==> flow/design.v <==
`timescale 1ns / 1ps
module signed_mult(a , b , out);
    output [31:0] out;
    input signed [31:0] a;
    input signed [31:0] b;
    wire signed [63:0] mult_out;
    assign mult_out = a*b;
    assign out  = {mult_out[63] , mult_out[55:25]};
endmodule
`timescale 1ns / 1ps
module Lorenz(clk , rst , en , seed_x , seed_y , seed_z , x , y , z);
    wire signed [31:0] sigma = {7'b0001010 , 25'b0};  
    wire signed [31:0] beta = {7'b0000010 , 25'b1010101010101010101010101};  
    wire signed [31:0] rho = {7'b0011100 , 25'b0};  
    wire signed [31:0] scale = {7'b0000001 , 20'b10000000001010101010};
    wire signed [31:0] dt = {7'b0 , 20'b00000001000000000000};
    parameter signed [31:0] xo = {7'b1000001 , 25'b0};  
    parameter signed [31:0] yo = {7'b0 , 25'b0001100110011001100110011};  
    parameter signed [31:0] zo = {7'b0011001 , 25'b0};  
    input wire clk;
    input wire rst;
    input wire en;
    input wire signed [31:0] seed_x;
    input wire signed [31:0] seed_y;
    input wire signed [31:0] seed_z;
    output reg signed [31:0] x;
    output reg signed [31:0] y;
    output reg signed [31:0] z;
    reg signed [26:0] dx;
    reg signed [26:0] dy;
    reg signed [26:0] dz;
    wire signed [31:0] m1 , m2 , m3 , m4 , m5 , m6 , m7 , m8 , m9;
    signed_mult sm1 (.a(m1) , .b(sigma) , .out(m2));
    signed_mult sm2 (.a(m3) , .b(m4) , .out(m5));
    signed_mult sm3 (.a(m3) , .b(y) , .out(m6));
    signed_mult sm4 (.a(m7) , .b(beta) , .out(m8));
    assign m1 = (y - x) >>> 8;
    assign m3 = x >>> 8;
    assign m4 = rho - z;
    assign m7 = z >>> 8;
    assign m9 = (y >>> 8);
    always@(posedge clk)
    begin
        if (rst)
        begin
            x <= seed_x;
            y <= seed_y;
            z <= seed_z;
        end
        else if (en)
        begin
            x <= x + m2;
            y <= y + m5 - m9;
            z <= z + m6 - m8;
        end
    end
endmodule
`timescale 1ns / 1ps
module Slowclock(
    input clk,
    input rst,
    output slowclock,
    output slowclock_rise
    );
    reg [25:0] counter;
    reg clockout;
    always@(posedge clk)
    begin
        if (rst)
        begin
            counter <= 0;
            clockout <= 0;
        end
        else if( counter == 1)
        begin
            clockout <= !clockout;        
            counter <= 0;
        end
        else
            counter <= counter + 1;
    end
    assign slowclock = clockout;
    assign slowclock_rise = (counter == 1) && !clockout;
endmodule
`timescale 1ns / 1ps
module UART_Tx1
    #(parameter CLKS_PER_BIT = 435)
    (
        input clk,
        input rst,
        input Tx_s,
        input [7:0] Tx_Data,
        output Tx_Active,
        output reg Tx_serial_out,
        output Tx_Done
    );
    localparam TX_IDLE = 3'b000;
    localparam TX_START_BIT = 3'b001;
    localparam TX_DATA_SEND = 3'b010;
    localparam TX_STOP = 3'b011;
    localparam TX_CLEAN = 3'b100;
    reg [2:0] MAIN_STATE;
    reg [9:0] clk_count;
    reg [2:0] Bit_Index;
    reg [7:0] Send_Data;
    reg       Done;
    reg       Active;
    always@(posedge clk)
    begin
        if (rst)
        begin
            MAIN_STATE <= TX_IDLE;
            clk_count <= 0;
            Bit_Index <= 0;
            Send_Data <= 0;
            Done <= 1'b0;
            Active <= 1'b0;
            Tx_serial_out <= 1'b1;
        end
        else
        case(MAIN_STATE)
            TX_IDLE:
                begin
                    Tx_serial_out <= 1'b1;
                    Done <= 1'b0;
                    clk_count <= 1'b0;
                    Bit_Index <= 1'b0;
                    if(Tx_s == 1'b1)
                        begin
                            Active <= 1'b1;
                            Send_Data <= Tx_Data;
                            MAIN_STATE <= TX_START_BIT;
                        end
                     else
                        MAIN_STATE <= TX_IDLE;
                end
            TX_START_BIT:
                begin
                    Tx_serial_out <= 1'b0;
                    if(clk_count < CLKS_PER_BIT - 1)
                        begin
                            clk_count <= clk_count + 1;
                            MAIN_STATE <= TX_START_BIT;
                        end
                    else
                        begin    
                            clk_count <= 1'b0;
                            MAIN_STATE <= TX_DATA_SEND;
                        end
                end       
            TX_DATA_SEND:
                begin
                    Tx_serial_out <= Send_Data[Bit_Index];
                    if(clk_count < CLKS_PER_BIT - 1)
                        begin
                            clk_count <= clk_count + 1;
                            MAIN_STATE <= TX_DATA_SEND;
                        end
                    else
                        begin
                            clk_count <= 1'b0;
                            if(Bit_Index < 7)
                                begin
                                    Bit_Index <= Bit_Index + 1;
                                    MAIN_STATE <= TX_DATA_SEND;
                                end
                            else
                                begin
                                    Bit_Index <= 1'b0;
                                    MAIN_STATE <= TX_STOP;
                                end
                        end
                end
            TX_STOP:
                begin
                    Tx_serial_out <= 1'b1;
                    if(clk_count < CLKS_PER_BIT - 1)
                        begin
                            clk_count <= clk_count + 1;
                            MAIN_STATE <= TX_STOP;
                        end
                    else
                        begin
                            Done <= 1'b1;
                            clk_count <= 1'b0;
                            MAIN_STATE <= TX_CLEAN;
                            Active <= 1'b0;
                        end    
                end
            TX_CLEAN:
                begin
                    Done <= 1'b1;
                    MAIN_STATE <= TX_IDLE;
                end
            default:
                MAIN_STATE <= TX_IDLE;    
        endcase
    end
    assign Tx_Active = Active;
    assign Tx_Done = Done;
endmodule
`timescale 1ns / 1ps
module delta_sigma_dac(clk, rst, PWM_in, PWM_out);
input wire clk;
input wire rst;
input wire [15:0] PWM_in;
output reg PWM_out;
reg [16:0] PWM_accumulator;
wire [16:0] PWM_sum = PWM_accumulator + PWM_in;
always @(posedge clk) 
begin
     if (rst)
     begin
          PWM_accumulator <= 0;
          PWM_out <= 0;
     end
     else
     begin
          PWM_out <= PWM_sum[16];
          PWM_accumulator <= {1'b0, PWM_sum[15:0]};
     end
end 
endmodule
`timescale 1ns / 1ps
module Lorenz3D(
    clk,
    rst,
    seed_x,
    seed_y,
    seed_z,
    pinX,
    pinY,
    pinZ,
	serial_data,
    x,
    y,
    z
    );
	input wire clk;
    input wire rst;
    input wire [31:0] seed_x;
    input wire [31:0] seed_y;
    input wire [31:0] seed_z;
    output wire pinX;
    output wire pinY;
    output wire pinZ;
    output wire serial_data;
    output wire [31:0] x;
    output wire [31:0] y;
    output wire [31:0] z;
    reg [2:0] i;
    wire [7:0] inputdata;
    wire       done_bit;
    reg        start;
    wire       active;
    wire       out_serial;
    reg        triger;
    reg [3:0] count;
	wire signed [31:0] xm , ym , zm;
	wire signed [31:0] scale = {7'b0001001 , 25'b0000001111010111000010100};
	reg [31:0] key; 
	reg [2:0]  i_n;
	reg        start_n;
	reg        triger_n;
	reg [31:0] key_n;
	wire slowclock;
	wire slowclock_rise;
	Slowclock clock ( .clk(clk), .rst(rst), .slowclock(slowclock), .slowclock_rise(slowclock_rise));
    Lorenz  L1(
     .clk(clk),
     .rst(rst),
     .en(slowclock_rise),
     .seed_x(seed_x),
     .seed_y(seed_y),
     .seed_z(seed_z),
     .x(x),
     .y(y),
     .z(z)
    );
	UART_Tx1  #(435) U1 ( .clk(clk), .rst(rst), .Tx_s(start), .Tx_Data(inputdata), .Tx_Active(active),  .Tx_serial_out(out_serial), .Tx_Done(done_bit));
	always@(posedge clk)
    begin
        i_n = i;
        start_n = start;
        triger_n = triger;
        key_n = key;
        if(done_bit == 1'b1)
        begin
            i_n = i_n + 1;
        end
        if( i_n == 3'b000 && triger_n == 1'b1)
        begin
            key_n = x;            
            start_n = 1;
            triger_n = 0;
        end
        if(i_n == 3'b100)
        begin
            i_n = 0;
            triger_n = 1;
        end
        if (rst)
        begin
            i <= 0;
            start <= 0;
            triger <= 1;
        end
        else
        begin
            i <= i_n;
            start <= start_n;
            triger <= triger_n;
            key <= key_n;
        end
    end
	delta_sigma_dac d1 (.clk(clk), .rst(rst), .PWM_in(x[31:9]), .PWM_out(pinX));
    delta_sigma_dac d2 (.clk(clk), .rst(rst), .PWM_in(y[31:9]), .PWM_out(pinY));
	delta_sigma_dac d3 (.clk(clk), .rst(rst), .PWM_in(z[31:9]), .PWM_out(pinZ));
	signed_mult sm1 (.a(x) , .b(scale) , .out(xm));
	signed_mult sm2 (.a(y) , .b(scale) , .out(ym));
	signed_mult sm3 (.a(z) , .b(scale) , .out(zm));
	assign serial_data = out_serial;
    assign inputdata = key[((i + 1) * 8 - 1) -: 8];
endmodule
### Tool chain data of Lorenz3D

Each step is given for the RTL above and for the edited RTL.
"before" refers to lines of the RTL above, "after" to lines of the edited file.
"change": "after" minus "before" as printed here. "relative change": 100 x difference / "before".
Operators carry their Yosys type and port widths (W data, S select, Z words).
Library cell names are shortened.
A cell with -- has no value.

* top module: Lorenz3D
* clock input: clk
* library: sky130hd
* corner: tt_025C_1v80

### The edit

The edit as a unified diff against the file above.
The edit is scripted: it alters the design's behaviour and was not made to optimise anything.

```diff
@@ -34,5 +34,8 @@
     signed_mult sm2 (.a(m3) , .b(m4) , .out(m5));
     signed_mult sm3 (.a(m3) , .b(y) , .out(m6));
-    signed_mult sm4 (.a(m7) , .b(beta) , .out(m8));
+    wire signed [31:0] m8_0, m8_1;
+    signed_mult sm4 (.a(m7) , .b(beta) , .out(m8_0));
+    signed_mult sm4_x (.a(m7), .b(~beta), .out(m8_1));
+    assign m8 = m8_0 ^ m8_1;
     assign m1 = (y - x) >>> 8;
     assign m3 = x >>> 8;
```

### Elaborated design

Source: Yosys, flattened and elaborated, memories not mapped. Widths are those after wreduce. Registers that Yosys merges into a memory's read port (data or address) are not register bits. Print and check cells do not count.

Bit counts
* word width x clocked read ports: before 0, after 0, change 0
* output and inout port bits: before 100, after 100, change 0, relative change 0.00%
* cells after elaboration: before 97, after 99, change +2, relative change +2.06%
* bits in read-only memories: before 0, after 0, change 0
* input bits: before 98, after 98, change 0, relative change 0.00%
* bits in registers: before 240, after 240, change 0, relative change 0.00%
* bits in writable memories: before 0, after 0, change 0
* bits in latches: before 0, after 0, change 0
* memory cells: before 0, after 0, change 0

Cells by class
* shift-type cells: before 2, after 2, change 0, relative change 0.00%
* $lt $le $gt $ge: before 2, after 2, change 0, relative change 0.00%
* multipliers: before 4, after 5, change +1, relative change +25.00%
* divide/modulo/power cells: before 0, after 0, change 0
* reduce/logical cells: before 18, after 18, change 0, relative change 0.00%
* mux-type cells: before 21, after 21, change 0, relative change 0.00%
* $add $sub $neg: before 17, after 17, change 0, relative change 0.00%
* eq/ne operators: before 8, after 8, change 0, relative change 0.00%
* bitwise logic cells: before 1, after 2, change +1, relative change +100.00%

Operators with widths
* $mul A24 B27 Y51 const B: before 0, after 1, change +1
* $xor A32 B32 Y32: before 0, after 1, change +1
* $mux W32: before 6, after 6, change 0, relative change 0.00%
* $mux W3: before 5, after 5, change 0, relative change 0.00%
* $reduce_and A2 Y1: before 4, after 4, change 0, relative change 0.00%
* $add A17 B16 Y17: before 3, after 3, change 0, relative change 0.00%
* $mux W1: before 3, after 3, change 0, relative change 0.00%
* $reduce_or A2 Y1: before 3, after 3, change 0, relative change 0.00%
* $add A32 B31 Y32: before 2, after 2, change 0, relative change 0.00%
* $eq A3 B2 Y1 const B: before 2, after 2, change 0, relative change 0.00%
* $eq A3 B3 Y1 const B: before 2, after 2, change 0, relative change 0.00%
* $logic_and A1 B1 Y1: before 2, after 2, change 0, relative change 0.00%
* $logic_not A3 Y1: before 2, after 2, change 0, relative change 0.00%
* $mul A24 B32 Y56: before 2, after 2, change 0, relative change 0.00%
* $ne A2 B2 Y1 const B: before 2, after 2, change 0, relative change 0.00%
* $pmux W1 S3: before 2, after 2, change 0, relative change 0.00%
* $reduce_bool A2 Y1: before 2, after 2, change 0, relative change 0.00%
* $reduce_bool A3 Y1: before 2, after 2, change 0, relative change 0.00%
* $sub A32 B32 Y32: before 2, after 2, change 0, relative change 0.00%
* $add A10 B1 Y10 const B: before 1, after 1, change 0, relative change 0.00%
* $add A26 B1 Y26 const B: before 1, after 1, change 0, relative change 0.00%
* $add A3 B1 Y3 const B: before 1, after 1, change 0, relative change 0.00%
* $add A3 B1 Y4 const B: before 1, after 1, change 0, relative change 0.00%
* $add A32 B29 Y32: before 1, after 1, change 0, relative change 0.00%
* $add A8 B2 Y9 const B: before 1, after 1, change 0, relative change 0.00%
* $eq A26 B1 Y1 const B: before 1, after 1, change 0, relative change 0.00%
* $eq A3 B1 Y1 const B: before 1, after 1, change 0, relative change 0.00%
* $logic_not A1 Y1: before 1, after 1, change 0, relative change 0.00%

Not every row of either side is listed.

### Logic depth

Depth = most cells in a row (Yosys ltp): at word level without a register or memory, in the mapped netlist without a sequential cell, where the memories' decode and read muxes count.

Depth
* depth in word-level cells: before 6, after 6, change 0, relative change 0.00%
* ABC_AREA: before 0, after 0
* gate-level depth with buffers: before 52, after 49, change -3, relative change -5.77%

### Netlist

Source: synth_stat.txt of the flow (Yosys; design flattened, memories mapped). It holds for the ABC_AREA given above (unset counts as 0); a run with the other value may have another netlist.

Mapped netlist
* chip area (Yosys) (µm²): before 77214.1, after 84549.8, change +7335.7, relative change +9.50%
* area of sequential cells (µm²): before 6065.8, after 6065.8, change 0.0, relative change 0.00%
* flip-flop cells: before 239, after 239, change 0, relative change 0.00%
* mapped cells: before 8349, after 9054, change +705, relative change +8.44%
* buffers: before 321, after 325, change +4, relative change +1.25%

Cells by type
* inv_1: before 1922, after 2129, change +207, relative change +10.77%
* fa_1: before 1775, after 1965, change +190, relative change +10.70%
* xnor2_1: before 193, after 271, change +78, relative change +40.41%
* ha_1: before 720, after 782, change +62, relative change +8.61%
* nand2_1: before 1026, after 1049, change +23, relative change +2.24%
* a21oi_1: before 190, after 203, change +13, relative change +6.84%
* o21bai_1: before 16, after 28, change +12, relative change +75.00%
* o21ai_0: before 197, after 207, change +10, relative change +5.08%
* nand2b_1: before 44, after 53, change +9, relative change +20.45%
* nor2_1: before 466, after 474, change +8, relative change +1.72%
* nand3_1: before 61, after 69, change +8, relative change +13.11%
* a31oi_1: before 26, after 34, change +8, relative change +30.77%
* or3_1: before 11, after 19, change +8, relative change +72.73%
* o211ai_1: before 8, after 16, change +8, relative change +100.00%
* clkbuf_1: before 310, after 303, change -7, relative change -2.26%
* nor2b_1: before 41, after 35, change -6, relative change -14.63%
* buf_2: before 0, after 6, change +6
* xor2_1: before 119, after 114, change -5, relative change -4.20%

Not every row of either side is listed.
By module: a second synthesis without flattening, with its own total; a netlist apart from the flattened one above.

Second synthesis, totals
* cell total of the unflattened synthesis: before 17420, after 21343, change +3923, relative change +22.52%
* area total of the unflattened synthesis (µm²): before 160915.6, after 197612.0, change +36696.4, relative change +22.80%

Rows give one instance, submodules left out.

By module, before
* signed_mult: area 35170.0 µm², cells 3772, instances 4
* Lorenz: area 12534.5 µm², cells 1532, instances 1
* delta_sigma_dac: area 1197.4 µm², cells 132, instances 3
* Lorenz3D: area 1551.5 µm², cells 107, instances 1
* UART_Tx1 #(CLKS_PER_BIT=435): area 1303.8 µm², cells 150, instances 1
* Slowclock: area 1253.7 µm², cells 147, instances 1

By module, after
* signed_mult: area 35530.3 µm², cells 3822, instances 5
* Lorenz: area 12259.3 µm², cells 1433, instances 1
* delta_sigma_dac: area 1197.4 µm², cells 132, instances 3
* Lorenz3D: area 1551.5 µm², cells 107, instances 1
* UART_Tx1 #(CLKS_PER_BIT=435): area 1303.8 µm², cells 150, instances 1
* Slowclock: area 1253.7 µm², cells 147, instances 1

### Path before layout

OpenSTA on the mapped netlist: ideal clock, no wires. The path of least setup slack (recovery checks aside). Input and output delay are each 20% of the period. Register names are those of the netlist, which keeps one name where synthesis merged equal registers.

Timing after synthesis
* path type: before register to register, after register to register
* from: before register L1.z[0], after register L1.z[0]
* to: before register L1.y[30], after register L1.y[30]
* time at the first pin (ns): before 0.000, after 0.000, change 0.000
* data arrival time (ns): before 11.971, after 11.090, change -0.881, relative change -7.36%
* setup slack (ns): before 7.761, after 8.650, change +0.889
* clock period (ns): before 20.0, after 20.0, change 0.0, relative change 0.00%
* path delay (ns): before 12.239, after 11.350, change -0.889, relative change -7.26%
* driving pins on the path: before 52, after 47, change -5, relative change -9.62%
* buffers on the path: before 2, after 3, change +1, relative change +50.00%
* synthesis period reached (ns): before 12.239, after 11.35, change -0.889, relative change -7.26%

"path delay" is the arrival time less input delay plus setup time.
"driving pins on the path": output pins that drive a net of the path, with the launching flip-flop's if there is one; two outputs of one cell count as two.
"synthesis period reached" = period - worst setup slack (recovery checks aside). The figure is calculated, with input and output delays left at 20% of the set period.
The rows between start and end are the longest chain of elaborated cells between them; the timing report does not say that the signal goes this way. Where chains are equally long, one stands for them.
A line is the first line of the expression or statement that the cell stems from. Yosys adds cells for indexed reads and writes and turns some case tables into memories.

Between the ends, after synthesis, before:
* cells stage by stage: edfxtp_1 inv_2 buf_1 ha_1 and3_1 nand2_1 nor3_1 nand2_1 or4_1 or4_1 nand2_1 xnor2_1 clkbuf_1 and2_1 fa_1 fa_1 inv_1 fa_1 [16 not listed] nor2b_1 o21a_1 nor2_1 fa_1 ha_1 a21o_1 a21o_1 a21o_1 a21o_1 a21oi_1 nor2b_1 o21ai_0 nand2b_1 a2111oi_0 nor3_1 a41oi_1 xor2_1 o21ai_0
* cells in the longest elaborated chain: 6

Ends and longest elaborated chain, after synthesis, before
* start, declared: RTL line 28 `output reg signed [31:0] z;`
* start, assigned: RTL line 48 `z <= seed_z;`
* start, assigned: RTL line 54 `z <= z + m6 - m8;`
* $sub A31 B32 Y32: RTL line 39 `assign m4 = rho - z;`
* $mul A24 B32 Y56: RTL line 7 `assign mult_out = a*b;`
* $add A32 B31 Y32: RTL line 53 `y <= y + m5 - m9;`
* $sub A32 B24 Y32: RTL line 53
* $mux W32: RTL line 50 `else if (en)`
* $mux W32: RTL line 44 `if (rst)`
* end, assigned: RTL line 47 `y <= seed_y;`
* end, assigned: RTL line 53
* end, declared: RTL line 27 `output reg signed [31:0] y;`

Between the ends, after synthesis, after:
* cells stage by stage: edfxtp_1 buf_4 inv_4 clkbuf_1 ha_1 nand3_2 nor3_2 and4_4 nand3_2 nor3_2 nand3_1 nand4_1 xnor2_1 buf_2 nor2_1 fa_1 fa_1 inv_1 [11 not listed] a21o_1 a21o_1 or2_2 a21o_1 a21oi_1 xnor2_1 fa_1 ha_1 and3_1 nand4_1 a2111oi_0 or3_1 and3_4 o311ai_2 a31oi_1 o41ai_2 xnor2_1 mux2_2
* cells in the longest elaborated chain: 6

Ends and longest elaborated chain, after synthesis, after
* start, declared: RTL line 28 `output reg signed [31:0] z;`
* start, assigned: RTL line 51 `z <= seed_z;`
* start, assigned: RTL line 57 `z <= z + m6 - m8;`
* $sub A31 B32 Y32: RTL line 42 `assign m4 = rho - z;`
* $mul A24 B32 Y56: RTL line 7 `assign mult_out = a*b;`
* $add A32 B31 Y32: RTL line 56 `y <= y + m5 - m9;`
* $sub A32 B24 Y32: RTL line 56
* $mux W32: RTL line 53 `else if (en)`
* $mux W32: RTL line 47 `if (rst)`
* end, assigned: RTL line 50 `y <= seed_y;`
* end, assigned: RTL line 56
* end, declared: RTL line 27 `output reg signed [31:0] y;`

### Worst path after layout

Path of least setup slack in the final report of each run of set A (OpenROAD, finished layout, wires in). Where an end is a register, its clock arrival counts in the times.

Timing post-layout
* path type: before register to register, after register to register
* from: before register L1.z[2], after register L1.z[0]
* to: before register L1.y[31], after register L1.y[30]
* clock period (ns): before 14.1, after 14.1, change 0.0, relative change 0.00%
* time at the first pin (ns): before 0.62, after 0.59, change -0.03, relative change -4.84%
* data arrival time (ns): before 13.72, after 13.63, change -0.09, relative change -0.66%
* buffers on the path: before 0, after 2, change +2
* driving pins on the path: before 47, after 45, change -2, relative change -4.26%
* setup slack (ns): before 0.72, after 0.82, change +0.10

The rows between start and end are the longest chain of elaborated cells between them; the timing report does not say that the signal goes this way. Where chains are equally long, one stands for them.

Between the ends, post-layout, before:
* cells stage by stage: edfxtp_1 nor3_1 nand3_1 nor2_1 nand3_1 nor3_1 nand2_1 nor2_1 xnor2_2 and2_1 fa_1 fa_1 inv_1 fa_1 fa_1 inv_1 fa_1 fa_1 [11 not listed] nor2b_1 o21a_1 nor2_1 xor2_1 fa_1 inv_1 ha_1 a2111oi_0 o211ai_1 nand3_1 a21oi_1 o31a_1 nand4_1 o211ai_1 or4_1 a31oi_1 mux2i_1 o211ai_1
* cells in the longest elaborated chain: 6

Ends and longest elaborated chain, post-layout, before
* start, declared: RTL line 28 `output reg signed [31:0] z;`
* start, assigned: RTL line 48 `z <= seed_z;`
* start, assigned: RTL line 54 `z <= z + m6 - m8;`
* $sub A31 B32 Y32: RTL line 39 `assign m4 = rho - z;`
* $mul A24 B32 Y56: RTL line 7 `assign mult_out = a*b;`
* $add A32 B31 Y32: RTL line 53 `y <= y + m5 - m9;`
* $sub A32 B24 Y32: RTL line 53
* $mux W32: RTL line 50 `else if (en)`
* $mux W32: RTL line 44 `if (rst)`
* end, assigned: RTL line 47 `y <= seed_y;`
* end, assigned: RTL line 53
* end, declared: RTL line 27 `output reg signed [31:0] y;`

Between the ends, post-layout, after:
* cells stage by stage: edfxtp_1 buf_4 inv_4 ha_1 nand3_2 nor3_2 and4_4 nand3_2 nor3_2 xnor2_2 buf_4 and2_1 fa_1 fa_1 inv_1 fa_1 fa_1 inv_1 [9 not listed] nand4_1 a2111oi_1 or2_2 a21o_1 a21oi_1 xnor2_1 fa_1 ha_1 and3_1 nand4_1 a2111oi_0 or3_1 and3_4 o311ai_2 a31oi_1 o41ai_2 xnor2_1 mux2_2
* cells in the longest elaborated chain: 6

Ends and longest elaborated chain, post-layout, after
* start, declared: RTL line 28 `output reg signed [31:0] z;`
* start, assigned: RTL line 51 `z <= seed_z;`
* start, assigned: RTL line 57 `z <= z + m6 - m8;`
* $sub A31 B32 Y32: RTL line 42 `assign m4 = rho - z;`
* $mul A24 B32 Y56: RTL line 7 `assign mult_out = a*b;`
* $add A32 B31 Y32: RTL line 56 `y <= y + m5 - m9;`
* $sub A32 B24 Y32: RTL line 56
* $mux W32: RTL line 53 `else if (en)`
* $mux W32: RTL line 47 `if (rst)`
* end, assigned: RTL line 50 `y <= seed_y;`
* end, assigned: RTL line 56
* end, declared: RTL line 27 `output reg signed [31:0] y;`

### Flow runs

Runs of the flow (Yosys, OpenROAD) on both versions; the two runs of a pair have the same settings. The constraints put input and output delay at 20% of the set period each and load the outputs with 0.01 pF.

Flow settings, set A:
* CORE_UTILIZATION: 40
* period_ns: 14.1
* CAP_MARGIN: 20
* CORE_MARGIN: 2
* SLEW_MARGIN: 20

Final reports, set A
* die footprint (µm²): before 196564.0, after 215069.0, change +18505.0, relative change +9.41%
* setup slack of the worst path (ns): before 0.717, after 0.818, change +0.101
* lowest hold slack (ns): before 0.462, after 0.460, change -0.002
* standard-cell area after layout (µm²): before 83706.5, after 91491.5, change +7785.0, relative change +9.30%
* chip area in the Yosys report (µm²): before 77214.1, after 84549.8, change +7335.7, relative change +9.50%
* sum of negative setup slack (ns): before 0.000, after 0.000, change 0.000
* achieved period (ns): before 13.383, after 13.282, change -0.101, relative change -0.75%
* utilization in the final report: before 0.436, after 0.436, change 0.000

Flow settings, set B:
* CELL_PAD_IN_SITES_GLOBAL_PLACEMENT: 1
* CORE_UTILIZATION: 54
* GPL_TIMING_DRIVEN: 1
* PLACE_DENSITY: 0.82
* SETUP_SLACK_MARGIN: 0.64
* TNS_END_PERCENT: 20
* period_ns: 24.0
* CAP_MARGIN: 20
* CORE_MARGIN: 2
* SLEW_MARGIN: 20

Final reports, set B
* die footprint (µm²): before 146031.0, after 159756.0, change +13725.0, relative change +9.40%
* setup slack of the worst path (ns): before 10.225, after 9.952, change -0.273
* lowest hold slack (ns): before 0.458, after 0.465, change +0.007
* standard-cell area after layout (µm²): before 82869.5, after 90535.6, change +7666.1, relative change +9.25%
* chip area in the Yosys report (µm²): before 77214.1, after 84549.8, change +7335.7, relative change +9.50%
* sum of negative setup slack (ns): before 0.000, after 0.000, change 0.000
* achieved period (ns): before 13.775, after 14.048, change +0.273, relative change +1.98%
* utilization in the final report: before 0.585, after 0.581, change -0.004

"achieved period": clock period set for the run, less the worst setup slack. It is reckoned from that one timing run; input and output delays stay at 20% of the period that was set.
